==> flow/design.v <==
`timescale 1ns/1ps
module ram_single_port(
    input clk,
    input write_en,
    input reset,
    input [6:0] addr,
    input [7:0] data_in,
    output reg [7:0] data_out    
);
integer i;
reg [7:0] memory [63:0];
reg [7:0] temp;
reg [7:0] op_buff;
always@(posedge clk) 
begin
    if (reset == 1'b1)
    begin
        for (i=0;i<64;i=i+1) 
            memory[i] <= 8'h00;
        temp<=8'h00;
    end
    else
    begin
        if (write_en == 1)
        begin
            temp <= data_in;
            memory[addr[5:0]] <= data_in;
        end
        else
        begin
            temp <= memory[addr[5:0]];
            data_out <= memory[addr[5:0]];
        end
    end  
end
endmodule
Step by step through the tools: ram_single_port
Tool output for the design above before and after an edit, in the order of the flow.
"unedited" refers to lines of the RTL above, "edited" to lines of the edited file.
"difference": "edited" minus "unedited" as printed here. "rel. change": 100 x difference / "unedited".
Library cell names are shortened.
A cell with - has no value.

design
  top = ram_single_port
  clock = clk
  library = sky130hd
  library corner = tt_025C_1v80

The edit
The edit as a unified diff against the file above.
The edit is scripted: it alters the design's behaviour and was not made to optimise anything.

begin of diff
@@ -6,6 +6,8 @@
     input [6:0] addr,
     input [7:0] data_in,
-    output reg [7:0] data_out    
+    output reg [7:0] data_out_pin    
 );
+reg [7:0] data_out;
+always @(posedge clk) data_out_pin <= data_out;
 integer i;
 reg [7:0] memory [63:0];
end of diff

After elaboration
Counts by Yosys on the flattened word-level netlist (proc, flatten, opt, wreduce; memories kept). Register bits leave out memories and registers merged into their read ports (data or address); mux counts leave out enables and synchronous resets folded into registers. Print and check cells are left out. Cells with the same type and inputs are merged into one.
Memory sizes are those after Yosys's memory passes, which may raise the word count (mostly to a power of two), join words into wider ones and drop unused or constant bits.

operators by class
  element                     unedited  edited  difference  rel. change (%)
  reduce/logical cells        1         1       0           0.00
  bitwise gates (word level)  2         2       0           0.00
  muxes and demuxes           7         7       0           0.00

Unchanged operator kinds not shown: 5.

bit counts
  element                    unedited  edited  difference  rel. change (%)
  memory cells               1         1       0           0.00
  bits in writable memories  512       512     0           0.00
  bits in registers          0         8       +8          -

Depth
Yosys ltp: most cells in a row. Word level: on the elaborated netlist, between registers, memories and ports. Mapped: between sequential cells and ports; inverters and the memories' decode and read muxes count.

logic depth
  element                       unedited  edited  difference  rel. change (%)
  word-level depth              2         2       0           0.00
  ABC_AREA                      0         0       -           -
  depth in mapped cells         9         9       0           0.00
  depth with buffers taken out  5         5       0           0.00

After synthesis
Yosys stat after the flow's synthesis: flattened, memories mapped to cells. It holds for the ABC_AREA given above (unset counts as 0); a run with the other value may have another netlist.

cell types
  cell type  unedited  edited  difference
  dfxtp_1    0         8       +8

Unchanged cell types not shown: 60.

synthesis totals
  element                   unedited  edited   difference  rel. change (%)
  sequential area (um^2)    15615.0   15775.1  +160.1      +1.03
  cell count                1831      1839     +8          +0.44
  chip area (Yosys) (um^2)  24319.6   24479.7  +160.1      +0.66
  flip-flop cells           520       528      +8          +1.54
  buffer cells              153       153      0           0.00

Worst setup path after synthesis
OpenSTA on the mapped netlist: ideal clock, no wires. The path of least setup slack (recovery checks aside). Input and output delay are each 20% of the period. Register names are those of the netlist, which keeps one name where synthesis merged equal registers.

timing post-synthesis
  element                              unedited           edited             difference  rel. change (%)
  path kind                            input to register  input to register  -           -
  from                                 in addr[4]         in addr[4]         -           -
  to                                   mem memory[12][0]  mem memory[12][0]  -           -
  driving pins on the path             7                  7                  0           0.00
  path slack (ns)                      2.089              2.089              0.000       -
  arrival (ns)                         2.602              2.602              0.000       0.00
  external input delay (ns)            1.000              1.000              0.000       0.00
  clock period (ns)                    5.0                5.0                0.0         0.00
  path delay (ns)                      1.911              1.911              0.000       0.00
  time at the first pin (ns)           1.000              1.000              0.000       0.00
  period reached after synthesis (ns)  2.911              2.911              0.000       0.00

"path delay" is the arrival time less input delay plus setup time.
"driving pins on the path" counts driving pins, that of a launching flip-flop among them; a cell with two outputs on the path counts twice.
"period reached after synthesis" is the clock period less the worst setup slack; recovery checks do not enter. This is arithmetic on one report: input and output delays are still those of the set period (20% each).
The rows between start and end are the longest chain of elaborated cells between them; the timing report does not say that the signal goes this way. Where chains are equally long, one stands for them.
A line is the first line of the expression or statement that the cell stems from. Yosys adds cells for indexed reads and writes and turns some case tables into memories.

on the way, post-synthesis, unedited
  cells stage by stage = clkbuf_1 -> or3b_2 -> clkbuf_1 -> buf_2 -> buf_1 -> nor2_1 -> or2_2
  length of the longest elaborated chain = 2
  elaborated cells on any way between the ends = 2
  those cells by class = 2 x mux

RTL lines, path post-synthesis, unedited
  element           RTL line  source
  from (decl)       6         input [6:0] addr,
  2-to-1 mux 6 bit  24        if (write_en == 1)
  2-to-1 mux 6 bit  16        if (reset == 1'b1)
  to (decl)         11        reg [7:0] memory [63:0];

on the way, post-synthesis, edited
  cells stage by stage = clkbuf_1 -> or3b_2 -> clkbuf_1 -> buf_2 -> buf_1 -> nor2_1 -> or2_2
  length of the longest elaborated chain = 2
  elaborated cells on any way between the ends = 2
  those cells by class = 2 x mux

RTL lines, path post-synthesis, edited
  element           RTL line  source
  from (decl)       6         input [6:0] addr,
  2-to-1 mux 6 bit  26        if (write_en == 1)
  2-to-1 mux 6 bit  18        if (reset == 1'b1)
  to (decl)         13        reg [7:0] memory [63:0];

Timing after layout
Path of least setup slack in the final report of each run of pair 1 (OpenROAD, finished layout, wires in). Where an end is a register, its clock arrival counts in the times.

timing after layout
  element                     unedited           edited             difference  rel. change (%)
  path kind                   input to register  input to register  -           -
  from                        in write_en        in addr[1]         -           -
  to                          mem memory[19][1]  mem memory[54][1]  -           -
  driving pins on the path    5                  7                  +2          +40.00
  external input delay (ns)   1.00               1.00               0.00        0.00
  path slack (ns)             1.49               1.36               -0.13       -
  time at the first pin (ns)  1.00               1.00               0.00        0.00
  arrival (ns)                3.80               3.92               +0.12       +3.16
  clock period (ns)           5.0                5.0                0.0         0.00

The rows between start and end are the longest chain of elaborated cells between them; the timing report does not say that the signal goes this way. Where chains are equally long, one stands for them.
unedited: Only ways into the end's enable, where the timed path ends, are counted here.

on the way, after layout, unedited
  cells stage by stage = clkdlybuf4s50_1 -> nor3b_1 -> nand2_1 -> nor2_1 -> or2_2
  length of the longest elaborated chain = 2
  elaborated cells on any way between the ends = 4
  those cells by class = 4 x mux

RTL lines, path after layout, unedited
  element           RTL line  source
  from (decl)       4         input write_en,
  2-to-1 mux 6 bit  24        if (write_en == 1)
  2-to-1 mux 6 bit  16        if (reset == 1'b1)
  to (decl)         11        reg [7:0] memory [63:0];

on the way, after layout, edited
  cells stage by stage = buf_6 -> nor2b_2 -> buf_4 -> nand2_1 -> buf_4 -> nor2_1 -> or2_2
  length of the longest elaborated chain = 2
  elaborated cells on any way between the ends = 2
  those cells by class = 2 x mux

RTL lines, path after layout, edited
  element           RTL line  source
  from (decl)       6         input [6:0] addr,
  2-to-1 mux 6 bit  26        if (write_en == 1)
  2-to-1 mux 6 bit  18        if (reset == 1'b1)
  to (decl)         13        reg [7:0] memory [63:0];

Measured runs
Runs of the flow (Yosys, OpenROAD) on both versions; the two runs of a pair have the same settings. The constraints put input and output delay at 20% of the set period each and load the outputs with 0.01 pF.

flow settings, pair 1
  CORE_UTILIZATION = 45
  period_ns = 5.0
  CAP_MARGIN = 20
  CORE_MARGIN = 2
  SLEW_MARGIN = 20

measured results, pair 1
  element                                  unedited  edited   difference  rel. change (%)
  standard-cell area after routing (um^2)  26869.5   27119.8  +250.3      +0.93
  total power after layout (uW)            9721      10005    +284        +2.92
  period achieved (ns)                     3.512     3.639    +0.127      +3.62
  full die area (um^2)                     55918.1   56280.4  +362.3      +0.65
  lowest hold slack (ns)                   0.854     0.333    -0.521      -
  utilization (%)                          50.1      50.4     +0.3        -
  final setup TNS (ns)                     0.000     0.000    0.000       -
  setup slack of the worst path (ns)       1.488     1.361    -0.127      -
  Yosys chip area after synthesis (um^2)   24319.6   24479.7  +160.1      +0.66

flow settings, pair 2
  ABC_AREA = 0
  CORE_MARGIN = 5
  CORE_UTILIZATION = 69
  CTS_CLUSTER_DIAMETER = 380
  PLACE_DENSITY_LB_ADDON = 0.06
  period_ns = 3.2
  CAP_MARGIN = 20
  SLEW_MARGIN = 20

measured results, pair 2
  element                                  unedited  edited   difference  rel. change (%)
  standard-cell area after routing (um^2)  27435.1   27767.9  +332.8      +1.21
  total power after layout (uW)            14680     15444    +764        +5.20
  period achieved (ns)                     2.600     2.632    +0.032      +1.23
  full die area (um^2)                     39101.1   39344.7  +243.6      +0.62
  lowest hold slack (ns)                   0.764     0.418    -0.346      -
  utilization (%)                          79.0      78.6     -0.4        -
  final setup TNS (ns)                     0.000     0.000    0.000       -
  setup slack of the worst path (ns)       0.600     0.568    -0.032      -
  Yosys chip area after synthesis (um^2)   24319.6   24479.7  +160.1      +0.66

By "period achieved" is meant the clock period of the run minus its worst setup slack. This is arithmetic on one report: input and output delays are still those of the set period (20% each).
"total power after layout": no workload was simulated; the value follows from the tool's default switching activity.
